==> flow/design.v <==
module alu16_top(clk, valA, valB, aluop, sub, lr, cc, result);
	input clk;
	input [15:0] valA, valB;
	input [3:0] aluop;
	input sub, lr;
	output reg [3:0] cc;
	output reg [15:0] result;
	reg [15:0] a_q, b_q;
	reg [3:0] op_q;
	reg sub_q, lr_q;
	wire [3:0] cc_w;
	wire [15:0] result_w;
	ALU alu(.valA(a_q), .valB(b_q), .aluop(op_q), .sub(sub_q), .lr(lr_q), .cc(cc_w), .result(result_w));
	always @(posedge clk) begin
		a_q <= valA;
		b_q <= valB;
		op_q <= aluop;
		sub_q <= sub;
		lr_q <= lr;
		cc <= cc_w;
		result <= result_w;
	end
endmodule

module PG_Gen(A, B, P, G);
	input A, B;
	output P, G;
	assign P = A ^ B;  
	assign G = A & B;  
endmodule
module black_cell(Pin1, Pin2, Gin1, Gin2, P, G);
	input Pin1, Pin2, Gin1, Gin2;
	output P, G;
	assign P = Pin1 & Pin2;
	assign G = Gin2 | (Pin2 & Gin1);
endmodule
module Carry_Gen(P, G, Cin, Cout);
	input P, G, Cin;
	output Cout;
	assign Cout = G | (P & Cin);
endmodule
module KSA(A, B, Cin, Sum, Cout);
	input [15:0] A, B;
	input Cin;
	output [15:0] Sum;
	output Cout;
	wire [15:0] P_st_1, G_st_1, P_A, G_A, P_B, G_B, P_C, G_C, P_D, G_D, P_E, G_E;
	wire [16:1] Carry;
	PG_Gen PG_Gen0(.A(A[0]), .B(B[0]), .P(P_st_1[0]), .G(G_st_1[0]));
	PG_Gen PG_Gen1(.A(A[1]), .B(B[1]), .P(P_st_1[1]), .G(G_st_1[1]));
	PG_Gen PG_Gen2(.A(A[2]), .B(B[2]), .P(P_st_1[2]), .G(G_st_1[2]));
	PG_Gen PG_Gen3(.A(A[3]), .B(B[3]), .P(P_st_1[3]), .G(G_st_1[3]));
	PG_Gen PG_Gen4(.A(A[4]), .B(B[4]), .P(P_st_1[4]), .G(G_st_1[4]));
	PG_Gen PG_Gen5(.A(A[5]), .B(B[5]), .P(P_st_1[5]), .G(G_st_1[5]));
	PG_Gen PG_Gen6(.A(A[6]), .B(B[6]), .P(P_st_1[6]), .G(G_st_1[6]));
	PG_Gen PG_Gen7(.A(A[7]), .B(B[7]), .P(P_st_1[7]), .G(G_st_1[7]));
	PG_Gen PG_Gen8(.A(A[8]), .B(B[8]), .P(P_st_1[8]), .G(G_st_1[8]));
	PG_Gen PG_Gen9(.A(A[9]), .B(B[9]), .P(P_st_1[9]), .G(G_st_1[9]));
	PG_Gen PG_Gen10(.A(A[10]), .B(B[10]), .P(P_st_1[10]), .G(G_st_1[10]));
	PG_Gen PG_Gen11(.A(A[11]), .B(B[11]), .P(P_st_1[11]), .G(G_st_1[11]));
	PG_Gen PG_Gen12(.A(A[12]), .B(B[12]), .P(P_st_1[12]), .G(G_st_1[12]));
	PG_Gen PG_Gen13(.A(A[13]), .B(B[13]), .P(P_st_1[13]), .G(G_st_1[13]));
	PG_Gen PG_Gen14(.A(A[14]), .B(B[14]), .P(P_st_1[14]), .G(G_st_1[14]));
	PG_Gen PG_Gen15(.A(A[15]), .B(B[15]), .P(P_st_1[15]), .G(G_st_1[15]));
	black_cell BC_A0(.Pin2(P_st_1[0]), .Gin2(G_st_1[0]), .Pin1(1'b0), .Gin1(Cin), .P(P_A[0]), .G(G_A[0]));
	black_cell BC_A1(.Pin2(P_st_1[1]), .Gin2(G_st_1[1]), .Pin1(P_st_1[0]), .Gin1(G_st_1[0]), .P(P_A[1]), .G(G_A[1]));
	black_cell BC_A2(.Pin2(P_st_1[2]), .Gin2(G_st_1[2]), .Pin1(P_st_1[1]), .Gin1(G_st_1[1]), .P(P_A[2]), .G(G_A[2]));
	black_cell BC_A3(.Pin2(P_st_1[3]), .Gin2(G_st_1[3]), .Pin1(P_st_1[2]), .Gin1(G_st_1[2]), .P(P_A[3]), .G(G_A[3]));
	black_cell BC_A4(.Pin2(P_st_1[4]), .Gin2(G_st_1[4]), .Pin1(P_st_1[3]), .Gin1(G_st_1[3]), .P(P_A[4]), .G(G_A[4]));
	black_cell BC_A5(.Pin2(P_st_1[5]), .Gin2(G_st_1[5]), .Pin1(P_st_1[4]), .Gin1(G_st_1[4]), .P(P_A[5]), .G(G_A[5]));
	black_cell BC_A6(.Pin2(P_st_1[6]), .Gin2(G_st_1[6]), .Pin1(P_st_1[5]), .Gin1(G_st_1[5]), .P(P_A[6]), .G(G_A[6]));
	black_cell BC_A7(.Pin2(P_st_1[7]), .Gin2(G_st_1[7]), .Pin1(P_st_1[6]), .Gin1(G_st_1[6]), .P(P_A[7]), .G(G_A[7]));
	black_cell BC_A8(.Pin2(P_st_1[8]), .Gin2(G_st_1[8]), .Pin1(P_st_1[7]), .Gin1(G_st_1[7]), .P(P_A[8]), .G(G_A[8]));
	black_cell BC_A9(.Pin2(P_st_1[9]), .Gin2(G_st_1[9]), .Pin1(P_st_1[8]), .Gin1(G_st_1[8]), .P(P_A[9]), .G(G_A[9]));
	black_cell BC_A10(.Pin2(P_st_1[10]), .Gin2(G_st_1[10]), .Pin1(P_st_1[9]), .Gin1(G_st_1[9]), .P(P_A[10]), .G(G_A[10]));
	black_cell BC_A11(.Pin2(P_st_1[11]), .Gin2(G_st_1[11]), .Pin1(P_st_1[10]), .Gin1(G_st_1[10]), .P(P_A[11]), .G(G_A[11]));
	black_cell BC_A12(.Pin2(P_st_1[12]), .Gin2(G_st_1[12]), .Pin1(P_st_1[11]), .Gin1(G_st_1[11]), .P(P_A[12]), .G(G_A[12]));
	black_cell BC_A13(.Pin2(P_st_1[13]), .Gin2(G_st_1[13]), .Pin1(P_st_1[12]), .Gin1(G_st_1[12]), .P(P_A[13]), .G(G_A[13]));
	black_cell BC_A14(.Pin2(P_st_1[14]), .Gin2(G_st_1[14]), .Pin1(P_st_1[13]), .Gin1(G_st_1[13]), .P(P_A[14]), .G(G_A[14]));
	black_cell BC_A15(.Pin2(P_st_1[15]), .Gin2(G_st_1[15]), .Pin1(P_st_1[14]), .Gin1(G_st_1[14]), .P(P_A[15]), .G(G_A[15]));
	black_cell BC_B1(.Pin2(P_A[1]), .Gin2(G_A[1]), .Pin1(1'b0), .Gin1(Cin), .P(P_B[1]), .G(G_B[1]));
	black_cell BC_B2(.Pin2(P_A[2]), .Gin2(G_A[2]), .Pin1(P_A[0]), .Gin1(G_A[0]), .P(P_B[2]), .G(G_B[2]));
	black_cell BC_B3(.Pin2(P_A[3]), .Gin2(G_A[3]), .Pin1(P_A[1]), .Gin1(G_A[1]), .P(P_B[3]), .G(G_B[3]));
	black_cell BC_B4(.Pin2(P_A[4]), .Gin2(G_A[4]), .Pin1(P_A[2]), .Gin1(G_A[2]), .P(P_B[4]), .G(G_B[4]));
	black_cell BC_B5(.Pin2(P_A[5]), .Gin2(G_A[5]), .Pin1(P_A[3]), .Gin1(G_A[3]), .P(P_B[5]), .G(G_B[5]));
	black_cell BC_B6(.Pin2(P_A[6]), .Gin2(G_A[6]), .Pin1(P_A[4]), .Gin1(G_A[4]), .P(P_B[6]), .G(G_B[6]));
	black_cell BC_B7(.Pin2(P_A[7]), .Gin2(G_A[7]), .Pin1(P_A[5]), .Gin1(G_A[5]), .P(P_B[7]), .G(G_B[7]));
	black_cell BC_B8(.Pin2(P_A[8]), .Gin2(G_A[8]), .Pin1(P_A[6]), .Gin1(G_A[6]), .P(P_B[8]), .G(G_B[8]));
	black_cell BC_B9(.Pin2(P_A[9]), .Gin2(G_A[9]), .Pin1(P_A[7]), .Gin1(G_A[7]), .P(P_B[9]), .G(G_B[9]));
	black_cell BC_B10(.Pin2(P_A[10]), .Gin2(G_A[10]), .Pin1(P_A[8]), .Gin1(G_A[8]), .P(P_B[10]), .G(G_B[10]));
	black_cell BC_B11(.Pin2(P_A[11]), .Gin2(G_A[11]), .Pin1(P_A[9]), .Gin1(G_A[9]), .P(P_B[11]), .G(G_B[11]));
	black_cell BC_B12(.Pin2(P_A[12]), .Gin2(G_A[12]), .Pin1(P_A[10]), .Gin1(G_A[10]), .P(P_B[12]), .G(G_B[12]));
	black_cell BC_B13(.Pin2(P_A[13]), .Gin2(G_A[13]), .Pin1(P_A[11]), .Gin1(G_A[11]), .P(P_B[13]), .G(G_B[13]));
	black_cell BC_B14(.Pin2(P_A[14]), .Gin2(G_A[14]), .Pin1(P_A[12]), .Gin1(G_A[12]), .P(P_B[14]), .G(G_B[14]));
	black_cell BC_B15(.Pin2(P_A[15]), .Gin2(G_A[15]), .Pin1(P_A[13]), .Gin1(G_A[13]), .P(P_B[15]), .G(G_B[15]));
	black_cell BC_C3(.Pin2(P_B[3]), .Gin2(G_B[3]), .Pin1(1'b0), .Gin1(Cin), .P(P_C[3]), .G(G_C[3]));
	black_cell BC_C4(.Pin2(P_B[4]), .Gin2(G_B[4]), .Pin1(P_A[0]), .Gin1(G_A[0]), .P(P_C[4]), .G(G_C[4]));
	black_cell BC_C5(.Pin2(P_B[5]), .Gin2(G_B[5]), .Pin1(P_B[1]), .Gin1(G_B[1]), .P(P_C[5]), .G(G_C[5]));
	black_cell BC_C6(.Pin2(P_B[6]), .Gin2(G_B[6]), .Pin1(P_B[2]), .Gin1(G_B[2]), .P(P_C[6]), .G(G_C[6]));
	black_cell BC_C7(.Pin2(P_B[7]), .Gin2(G_B[7]), .Pin1(P_B[3]), .Gin1(G_B[3]), .P(P_C[7]), .G(G_C[7]));
	black_cell BC_C8(.Pin2(P_B[8]), .Gin2(G_B[8]), .Pin1(P_B[4]), .Gin1(G_B[4]), .P(P_C[8]), .G(G_C[8]));
	black_cell BC_C9(.Pin2(P_B[9]), .Gin2(G_B[9]), .Pin1(P_B[5]), .Gin1(G_B[5]), .P(P_C[9]), .G(G_C[9]));
	black_cell BC_C10(.Pin2(P_B[10]), .Gin2(G_B[10]), .Pin1(P_B[6]), .Gin1(G_B[6]), .P(P_C[10]), .G(G_C[10]));
	black_cell BC_C11(.Pin2(P_B[11]), .Gin2(G_B[11]), .Pin1(P_B[7]), .Gin1(G_B[7]), .P(P_C[11]), .G(G_C[11]));
	black_cell BC_C12(.Pin2(P_B[12]), .Gin2(G_B[12]), .Pin1(P_B[8]), .Gin1(G_B[8]), .P(P_C[12]), .G(G_C[12]));
	black_cell BC_C13(.Pin2(P_B[13]), .Gin2(G_B[13]), .Pin1(P_B[9]), .Gin1(G_B[9]), .P(P_C[13]), .G(G_C[13]));
	black_cell BC_C14(.Pin2(P_B[14]), .Gin2(G_B[14]), .Pin1(P_B[10]), .Gin1(G_B[10]), .P(P_C[14]), .G(G_C[14]));
	black_cell BC_C15(.Pin2(P_B[15]), .Gin2(G_B[15]), .Pin1(P_B[11]), .Gin1(G_B[11]), .P(P_C[15]), .G(G_C[15]));
	black_cell BC_D7(.Pin2(P_C[7]), .Gin2(G_C[7]), .Pin1(1'b0), .Gin1(Cin), .P(P_D[7]), .G(G_D[7]));
	black_cell BC_D8(.Pin2(P_C[8]), .Gin2(G_C[8]), .Pin1(P_A[0]), .Gin1(G_A[0]), .P(P_D[8]), .G(G_D[8]));
	black_cell BC_D9(.Pin2(P_C[9]), .Gin2(G_C[9]), .Pin1(P_B[1]), .Gin1(G_B[1]), .P(P_D[9]), .G(G_D[9]));
	black_cell BC_D10(.Pin2(P_C[10]), .Gin2(G_C[10]), .Pin1(P_B[2]), .Gin1(G_B[2]), .P(P_D[10]), .G(G_D[10]));
	black_cell BC_D11(.Pin2(P_C[11]), .Gin2(G_C[11]), .Pin1(P_C[3]), .Gin1(G_C[3]), .P(P_D[11]), .G(G_D[11]));
	black_cell BC_D12(.Pin2(P_C[12]), .Gin2(G_C[12]), .Pin1(P_C[4]), .Gin1(G_C[4]), .P(P_D[12]), .G(G_D[12]));
	black_cell BC_D13(.Pin2(P_C[13]), .Gin2(G_C[13]), .Pin1(P_C[5]), .Gin1(G_C[5]), .P(P_D[13]), .G(G_D[13]));
	black_cell BC_D14(.Pin2(P_C[14]), .Gin2(G_C[14]), .Pin1(P_C[6]), .Gin1(G_C[6]), .P(P_D[14]), .G(G_D[14]));
	black_cell BC_D15(.Pin2(P_C[15]), .Gin2(G_C[15]), .Pin1(P_C[7]), .Gin1(G_C[7]), .P(P_D[15]), .G(G_D[15]));
	black_cell BC_E15(.Pin2(P_D[15]), .Gin2(G_D[15]), .Pin1(1'b0), .Gin1(Cin), .P(P_E[15]), .G(G_E[15]));
	Carry_Gen carry_1(.P(P_A[0]), .G(G_A[0]), .Cin(Cin), .Cout(Carry[1]));
	Carry_Gen carry_2(.P(P_B[1]), .G(G_B[1]), .Cin(Cin), .Cout(Carry[2]));
	Carry_Gen carry_3(.P(P_B[2]), .G(G_B[2]), .Cin(Cin), .Cout(Carry[3]));
	Carry_Gen carry_4(.P(P_C[3]), .G(G_C[3]), .Cin(Cin), .Cout(Carry[4]));
	Carry_Gen carry_5(.P(P_C[4]), .G(G_C[4]), .Cin(Cin), .Cout(Carry[5]));
	Carry_Gen carry_6(.P(P_C[5]), .G(G_C[5]), .Cin(Cin), .Cout(Carry[6]));
	Carry_Gen carry_7(.P(P_C[6]), .G(G_C[6]), .Cin(Cin), .Cout(Carry[7]));
	Carry_Gen carry_8(.P(P_D[7]), .G(G_D[7]), .Cin(Cin), .Cout(Carry[8]));
	Carry_Gen carry_9(.P(P_D[8]), .G(G_D[8]), .Cin(Cin), .Cout(Carry[9]));
	Carry_Gen carry_10(.P(P_D[9]), .G(G_D[9]), .Cin(Cin), .Cout(Carry[10]));
	Carry_Gen carry_11(.P(P_D[10]), .G(G_D[10]), .Cin(Cin), .Cout(Carry[11]));
	Carry_Gen carry_12(.P(P_D[11]), .G(G_D[11]), .Cin(Cin), .Cout(Carry[12]));
	Carry_Gen carry_13(.P(P_D[12]), .G(G_D[12]), .Cin(Cin), .Cout(Carry[13]));
	Carry_Gen carry_14(.P(P_D[13]), .G(G_D[13]), .Cin(Cin), .Cout(Carry[14]));
	Carry_Gen carry_15(.P(P_D[14]), .G(G_D[14]), .Cin(Cin), .Cout(Carry[15]));
	Carry_Gen carry_16(.P(P_D[15]), .G(G_D[15]), .Cin(Cin), .Cout(Carry[16]));
	assign Sum[0] = Cin ^ P_st_1[0];
	assign Sum[1] = Carry[1] ^ P_st_1[1];
	assign Sum[2] = Carry[2] ^ P_st_1[2];
	assign Sum[3] = Carry[3] ^ P_st_1[3];
	assign Sum[4] = Carry[4] ^ P_st_1[4];
	assign Sum[5] = Carry[5] ^ P_st_1[5];
	assign Sum[6] = Carry[6] ^ P_st_1[6];
	assign Sum[7] = Carry[7] ^ P_st_1[7];
	assign Sum[8] = Carry[8] ^ P_st_1[8];
	assign Sum[9] = Carry[9] ^ P_st_1[9];
	assign Sum[10] = Carry[10] ^ P_st_1[10];
	assign Sum[11] = Carry[11] ^ P_st_1[11];
	assign Sum[12] = Carry[12] ^ P_st_1[12];
	assign Sum[13] = Carry[13] ^ P_st_1[13];
	assign Sum[14] = Carry[14] ^ P_st_1[14];
	assign Sum[15] = Carry[15] ^ P_st_1[15];
	assign Cout = Carry[16];
endmodule
module Shifter(shift, lr, in, out);
	input [3:0] shift;
	input lr;
	input [15:0] in;
	output [15:0] out;
	wire [15:0] st1, st2, st3;
	assign st1 = shift[0]? (lr? {in[14:0], 1'b0}:{in[15], in[15:1]}) : in[15:0];
	assign st2 = shift[1]? (lr? {st1[13:0], 2'b00}:{st1[15], st1[15], st1[15:2]}) : st1[15:0];
	assign st3 = shift[2]? (lr? {st2[11:0], 4'b0000}:{st2[15], st2[15], st2[15], st2[15], st2[15:4]}) : st2[15:0];
	assign out = shift[3]? 
	(lr? {st3[7:0], 8'b00000000}:{st3[15], st3[15], st3[15], st3[15], st3[15], st3[15], st3[15], st3[15], st3[15:8]}) : st3[15:0];
endmodule
module LShifter(shift, lr, in, out);
	input [3:0] shift;
	input lr;
	input [15:0] in;
	output [15:0] out;
	wire [15:0] st1, st2, st3;
	assign st1 = shift[0]? (lr? {in[14:0], 1'b0}:{1'b0, in[15:1]}) : in[15:0];
	assign st2 = shift[1]? (lr? {st1[13:0], 2'b00}:{2'b00, st1[15:2]}) : st1[15:0];
	assign st3 = shift[2]? (lr? {st2[11:0], 4'b0000}:{4'b0000, st2[15:4]}) : st2[15:0];
	assign out = shift[3]? 
	(lr? {st3[7:0], 8'b00000000}:{8'b00000000, st3[15:8]}) : st3[15:0];
endmodule
module Rotator(shift, lr, in, out);
	input [3:0] shift;
	input lr;
	input [15:0] in;
	output [15:0] out;
	wire [15:0] st1, st2, st3;
	assign st1 = shift[0]? (lr? {in[14:0], in[15]}:{in[0], in[15:1]}) : in[15:0];
	assign st2 = shift[1]? (lr? {st1[13:0], st1[15:14]}:{st1[1:0], st1[15:2]}) : st1[15:0];
	assign st3 = shift[2]? (lr? {st2[11:0], st2[15:12]}:{st2[3:0], st2[15:4]}) : st2[15:0];
	assign out = shift[3]? (lr? {st3[7:0], st3[15:8]}:{st3[7:0], st3[15:8]}) : st3[15:0];
endmodule
module ALU(valA, valB, aluop, sub, lr, cc, result);
	input [15:0] valA;
	input [15:0] valB;
	input [3:0] aluop;  
	input sub;  
	input lr;  
	output [3:0] cc;  
	output [15:0] result;
	wire [15:0] and16b, or16b, not16b, xor16b, ashift_out, lshift_out, rotate_out, add_out, svalB, result;  
	wire shift_co, add_co;
	wire [3:0] cc;
	wire N, Z, C, V;  
	assign and16b = valA & valB;
	assign or16b = valA | valB;
	assign not16b = ~valA;
	assign xor16b = valA ^ valB;
	Shifter arith_shifter(.shift(valB[3:0]), .lr(lr), .in(valA), .out(ashift_out));  
	LShifter logic_shifter(.shift(valB[3:0]), .lr(lr), .in(valA), .out(lshift_out));  
	Rotator rotator(.shift(valB[3:0]), .lr(lr), .in(valA), .out(rotate_out));
	assign svalB = sub ? ~valB : valB;
	KSA ksadder(.A(valA), .B(svalB), .Cin(sub), .Sum(add_out), .Cout(add_co));
	assign result = 
		(aluop == 4'b0000) ? add_out :  
		(aluop == 4'b0001) ? ashift_out :  
		(aluop == 4'b0010) ? lshift_out :  
		(aluop == 4'b0011) ? rotate_out :  
		(aluop == 4'b0100) ? and16b :  
		(aluop == 4'b0101) ? or16b :  
		(aluop == 4'b0110) ? not16b :  
		(aluop == 4'b0111) ? xor16b :  
		16'b0;  
	assign N = result[15];  
	assign Z = ~|result;  
	assign C = (aluop == 4'b0000) & add_co;  
	assign V = ((aluop == 4'b0001) | (aluop == 4'b0010) | (aluop == 4'b0011)) ? 
					lr & (valA > result) : 1'b0;
	assign cc = {N, Z, C, V};
endmodule
# From RTL to reports: alu16_top
# Tool output for the design above, in the order of the flow.
# Lines are those of the file above, counted from 1.
# Operators: Yosys type, input widths -> output width; for muxes data width and select width s.
# Library cell names are shortened.
design:
  top: "alu16_top"
  clk_port: "clk"
  library: "sky130hd"
  lib_corner: "tt_025C_1v80"

# After elaboration
# Counts by Yosys on the flattened word-level netlist (proc, flatten, opt, wreduce; memories kept). Register bits leave out memories and registers merged into their read ports (data or address); mux counts leave out enables and synchronous resets folded into registers. Print and check cells are left out. Cells with the same type and inputs are merged into one.
op_classes:
  n_cmp: 1
  equal: 7
  muxes: 32
  n_logic: 203
  n_reduce_logical: 3
op_table:
  columns: ["cell", "n"]
  rows:
  - ["$mux 16", 32]
  - ["$and 1x1->1", 110]
  - ["$or 1x1->1", 56]
  - ["$xor 1x1->1", 32]
  - ["$not 16->16", 2]
  - ["$gt 16x16->1", 1]
  - ["$and 16x16->16", 1]
  - ["$or 16x16->16", 1]
  - ["$xor 16x16->16", 1]
  - ["$reduce_or 16->1", 1]
  - ["$eq 4x3->1 const B", 4]
  - ["$eq 4x2->1 const B", 2]
  - ["$eq 4x1->1 const B", 1]
  - ["$logic_not 4->1", 1]
  - ["$logic_not 1->1", 1]
word_totals:
  regBits: 58
  wordCells: 254

# Logic depth
# Yosys ltp: most cells in a row. Word level: on the elaborated netlist, between registers, memories and ports. Mapped: between sequential cells and ports; inverters and the memories' decode and read muxes count.
depth:
  depth_word: 15
  ABC_AREA: 0
  ltp_mapped: 23
  ltp_nobuf: 20

# Mapped cells and area
# Source: synth_stat.txt of the flow (Yosys; design flattened, memories mapped). It holds for the ABC_AREA given above (unset counts as 0); a run with the other value may have another netlist.
mapped:
  stdcells: 854
  yosys_area_um2: 6720.2
  seqArea_um2: 1141.1
  flip_flops: 57
  n_buf: 73
by_type:
  columns: ["type", "n"]
  rows:
  - ["dfxtp_1", 57]
  - ["ha_1", 64]
  - ["mux2i_1", 42]
  - ["a21oi_1", 67]
  - ["mux4_2", 13]
  - ["nor2_1", 64]
  - ["inv_1", 63]
  - ["o21ai_0", 41]
  - ["nand2_1", 53]
  - ["a211oi_1", 25]
  - ["xor2_1", 19]
  - ["buf_2", 25]
  - ["nor3_1", 25]
  - ["clkbuf_1", 30]
  - ["a21o_1", 14]
  - ["buf_6", 9]
  - ["a31oi_1", 15]
  - ["o22ai_1", 13]
# Other cell types: 66; their cells: 215.
# The figures by module come from a second, unflattened synthesis with its own total; it is not the netlist above.
unflattened:
  cells_unflattened: 1210
  hier_area_um2: 9484.1
# Each row is one instance without its submodules.
by_module:
  columns: ["mod", "n_inst", "n_cells", "mod_area_um2", "mod_seq_area_um2"]
  rows:
  - ["ALU", 1, 352, 2548.7, 0.0]
  - ["Shifter", 1, 244, 1715.4, 0.0]
  - ["LShifter", 1, 222, 1612.8, 0.0]
  - ["Rotator", 1, 179, 1252.5, 0.0]
  - ["alu16_top", 1, 58, 1161.1, 1161.1]
  - ["black_cell", 53, 2, 13.8, 0.0]
  - ["PG_Gen", 16, 1, 12.5, 0.0]
  - ["KSA", 1, 17, 143.9, 0.0]
  - ["Carry_Gen", 16, 1, 7.5, 0.0]

# Timing after synthesis
# OpenSTA on the mapped netlist: ideal clock, no wires. The path of least setup slack (recovery checks aside). Input and output delay are each 20% of the period. Register names are those of the netlist, which keeps one name where synthesis merged equal registers.
synth_path:
  path_kind: "flip-flop to flip-flop"
  startpoint: "register b_q[2]"
  endpoint: "register cc[0]"
  period_ps: 4700
  setup_time_ps: 119
  t_first_pin_ps: 0
  t_arrival_ps: 4067
  required_ps: 4581
  setup_slack_ps: 514
  path_delay_ps: 4186
  stages: 23
  period_less_setup_slack_ps: 4186
# "path_delay_ps" is the arrival time less input delay plus setup time.
# "stages" counts driving pins, that of a launching flip-flop among them; a cell with two outputs on the path counts twice.
# "period_less_setup_slack_ps" = period - worst setup slack (recovery checks aside). The figure is calculated, with input and output delays left at 20% of the set period.
synth_via:
  cell_sequence: "dfxtp_1 > buf_2 > buf_2 > buf_1 > xor2_1 > ha_1 > nand3_1 > o221ai_1 > xnor2_1 > o211ai_1 > a21oi_1 > o22ai_1 > inv_1 > ha_1 > nand4_1 > nor2_1 > a211o_1 > a21o_1 > a21o_1 > a21oi_1 > o21ai_0 > a211oi_1 > nor2_1"
  cells_between: 89
  lines_between: 39
synth_lines:
  columns: ["element", "line_no", "source"]
  rows:
  - ["from (decl)", 8, "reg [15:0] a_q, b_q;"]
  - ["from (assign)", 16, "b_q <= valB;"]
  - ["to (assign)", 20, "cc <= cc_w;"]
  - ["to (decl)", 6, "output reg [3:0] cc;"]
# Chain of elaborated cells between the ends: none given.
# Nets of the timed path that keep an RTL name, with a line that drives or declares them; the list need not be complete.
synth_nets:
  columns: ["signal", "line_no", "source"]
  rows:
  - ["alu.result[4]", 210, "(aluop == 4'b0000) ? add_out :"]

# Timing after layout
# Path of least setup slack in the final report of flow run A (OpenROAD, finished layout, wires in). Where an end is a register, its clock arrival counts in the times.
# The report prints the path's times to 10 ps; the period is as set.
layout_path:
  path_kind: "flip-flop to flip-flop"
  startpoint: "register b_q[0]"
  endpoint: "register cc[0]"
  period_ps: 4700
  setup_time_ps: 120
  t_first_pin_ps: 350
  t_arrival_ps: 4810
  required_ps: 4920
  setup_slack_ps: 120
  stages: 24
layout_via:
  cell_sequence: "dfxtp_4 > buf_12 > buf_8 > buf_8 > buf_8 > xor2_1 > ha_1 > a21oi_2 > o221ai_4 > xnor2_4 > o211ai_1 > a21oi_2 > o22ai_4 > inv_1 > ha_1 > nand4_1 > nor2_1 > a211o_1 > a21o_1 > a21o_1 > a21oi_1 > o21ai_0 > a211oi_1 > nor2_1"
  cells_between: 92
  lines_between: 47
layout_lines:
  columns: ["element", "line_no", "source"]
  rows:
  - ["from (decl)", 8, "reg [15:0] a_q, b_q;"]
  - ["from (assign)", 16, "b_q <= valB;"]
  - ["to (assign)", 20, "cc <= cc_w;"]
  - ["to (decl)", 6, "output reg [3:0] cc;"]
# Chain of elaborated cells between the ends: none given.
# Nets of the timed path that keep an RTL name, with a line that drives or declares them; the list need not be complete.
layout_nets:
  columns: ["signal", "line_no", "source"]
  rows:
  - ["alu.result[4]", 210, "(aluop == 4'b0000) ? add_out :"]

Top module alu16_top; platform sky130hd; tools Yosys and OpenROAD; 3 stored runs in no particular order. Input and output delays are each 20% of the period that was set; the output load is 0.01 pF.
By "achievedPeriod_ps" is meant the clock period of the run minus its worst setup slack. This is arithmetic on one report: input and output delays are still those of the set period (20% each).
"worst_path_allowed_less_slack_ps" means the part of the period allowed to the worst setup path (the constraints hold back 20% at inputs and 20% at outputs) less its slack; where the path has registers, the arrival times of their clocks count too.
"power_uw": no workload was simulated; the value follows from the tool's default switching activity.
"worst_path_allowed_less_slack_ps" is known to 10 ps.

--- flow run A ---
==> flow/run.sh <==
#!/bin/bash
# the make line also repeats the synthesis and layout settings of config.mk as NAME=value (left out here)
make -C /OpenROAD-flow-scripts/flow DESIGN_CONFIG=/design/flow/config.mk WORK_HOME=/design/flow/orfs CLKGATE_MAP_FILE= finish
==> flow/config.mk <==
export PLATFORM = sky130hd
export DESIGN_NAME = alu16_top
export DESIGN_NICKNAME = alu16_top
export VERILOG_FILES = /design/flow/design.v
export SDC_FILE = /design/flow/constraint.sdc
export NUM_CORES = 4
export LEC_CHECK = 0
export CAP_MARGIN = 10
export CELL_PAD_IN_SITES_GLOBAL_PLACEMENT = 1
export CORE_ASPECT_RATIO = 1.23
export CORE_MARGIN = 4
export CORE_UTILIZATION = 40
export CTS_CLUSTER_SIZE = 25
export GPL_TIMING_DRIVEN = 0
export MAX_ROUTING_LAYER = met4
export MIN_ROUTING_LAYER = met1
export SLEW_MARGIN = 20
export TNS_END_PERCENT = 55
==> flow/constraint.sdc <==
create_clock -name core_clock -period 4.7 [get_ports {clk}]
set_input_delay 0.9400 -clock core_clock [delete_from_list [all_inputs] [get_ports {clk}]]
set_output_delay 0.9400 -clock core_clock [all_outputs]
set_load 0.01 [all_outputs]

==> results, as YAML <==
results:
  util_pct: 50.8
  worst_path_allowed_less_slack_ps: 4580
  timing.worst_path_kind: "flip-flop to flip-flop"
  achievedPeriod_ps: 4584
  power_uw: 2268
  timing.setup.ws_ps: 116
  cell_area_final_um2: 8361.8
  die_um2: 18949.0
  ws_hold_ps: 802
  yosys_chip_area_um2: 6720.2
  final_setup_tns_ps: 0

--- flow run B ---
==> flow/run.sh <==
#!/bin/bash
# the make line also repeats the synthesis and layout settings of config.mk as NAME=value (left out here)
make -C /OpenROAD-flow-scripts/flow DESIGN_CONFIG=/design/flow/config.mk WORK_HOME=/design/flow/orfs CLKGATE_MAP_FILE= finish
==> flow/config.mk <==
export PLATFORM = sky130hd
export DESIGN_NAME = alu16_top
export DESIGN_NICKNAME = alu16_top
export VERILOG_FILES = /design/flow/design.v
export SDC_FILE = /design/flow/constraint.sdc
export NUM_CORES = 4
export LEC_CHECK = 0
export CAP_MARGIN = 20
export CELL_PAD_IN_SITES_DETAIL_PLACEMENT = 2
export CORE_MARGIN = 2
export CORE_UTILIZATION = 38
export GPL_ROUTABILITY_DRIVEN = 1
export GPL_TIMING_DRIVEN = 0
export MAX_ROUTING_LAYER = met5
export PLACE_DENSITY_LB_ADDON = 0.05
export SLEW_MARGIN = 5
export TNS_END_PERCENT = 20
==> flow/constraint.sdc <==
create_clock -name core_clock -period 6.65 [get_ports {clk}]
set_input_delay 1.3300 -clock core_clock [delete_from_list [all_inputs] [get_ports {clk}]]
set_output_delay 1.3300 -clock core_clock [all_outputs]
set_load 0.01 [all_outputs]

==> results, as YAML <==
results:
  util_pct: 45.7
  cell_area_final_um2: 7905.1
  yosys_chip_area_um2: 6720.2
  achievedPeriod_ps: 6442
  power_uw: 1556
  ws_hold_ps: 861
  timing.setup.ws_ps: 208
  worst_path_allowed_less_slack_ps: 6440
  timing.worst_path_kind: "flip-flop to flip-flop"
  final_setup_tns_ps: 0
  die_um2: 18764.9

--- flow run C ---
==> flow/run.sh <==
#!/bin/bash
# the make line also repeats the synthesis and layout settings of config.mk as NAME=value (left out here)
make -C /OpenROAD-flow-scripts/flow DESIGN_CONFIG=/design/flow/config.mk WORK_HOME=/design/flow/orfs CLKGATE_MAP_FILE= finish
==> flow/config.mk <==
export PLATFORM = sky130hd
export DESIGN_NAME = alu16_top
export DESIGN_NICKNAME = alu16_top
export VERILOG_FILES = /design/flow/design.v
export SDC_FILE = /design/flow/constraint.sdc
export NUM_CORES = 4
export LEC_CHECK = 0
export ABC_AREA = 0
export CAP_MARGIN = 20
export CELL_PAD_IN_SITES_DETAIL_PLACEMENT = 0
export CELL_PAD_IN_SITES_GLOBAL_PLACEMENT = 1
export CORE_ASPECT_RATIO = 0.54
export CORE_MARGIN = 5
export CORE_UTILIZATION = 57
export CTS_CLUSTER_DIAMETER = 219
export GPL_ROUTABILITY_DRIVEN = 1
export GPL_TIMING_DRIVEN = 0
export HOLD_SLACK_MARGIN = -0.02
export MIN_ROUTING_LAYER = met1
export PLACE_DENSITY_LB_ADDON = 0.03
export SETUP_SLACK_MARGIN = -0.38
export SLEW_MARGIN = 0
export TNS_END_PERCENT = 70
==> flow/constraint.sdc <==
create_clock -name core_clock -period 6.38 [get_ports {clk}]
set_input_delay 1.2760 -clock core_clock [delete_from_list [all_inputs] [get_ports {clk}]]
set_output_delay 1.2760 -clock core_clock [all_outputs]
set_load 0.01 [all_outputs]

==> results, as YAML <==
results:
  die_um2: 14165.3
  ws_hold_ps: 882
  cell_area_final_um2: 7816.2
  yosys_chip_area_um2: 6720.2
  worst_path_allowed_less_slack_ps: 6250
  timing.worst_path_kind: "flip-flop to flip-flop"
  final_setup_tns_ps: 0
  power_uw: 1542
  util_pct: 67.1
  achievedPeriod_ps: 6249
  timing.setup.ws_ps: 131
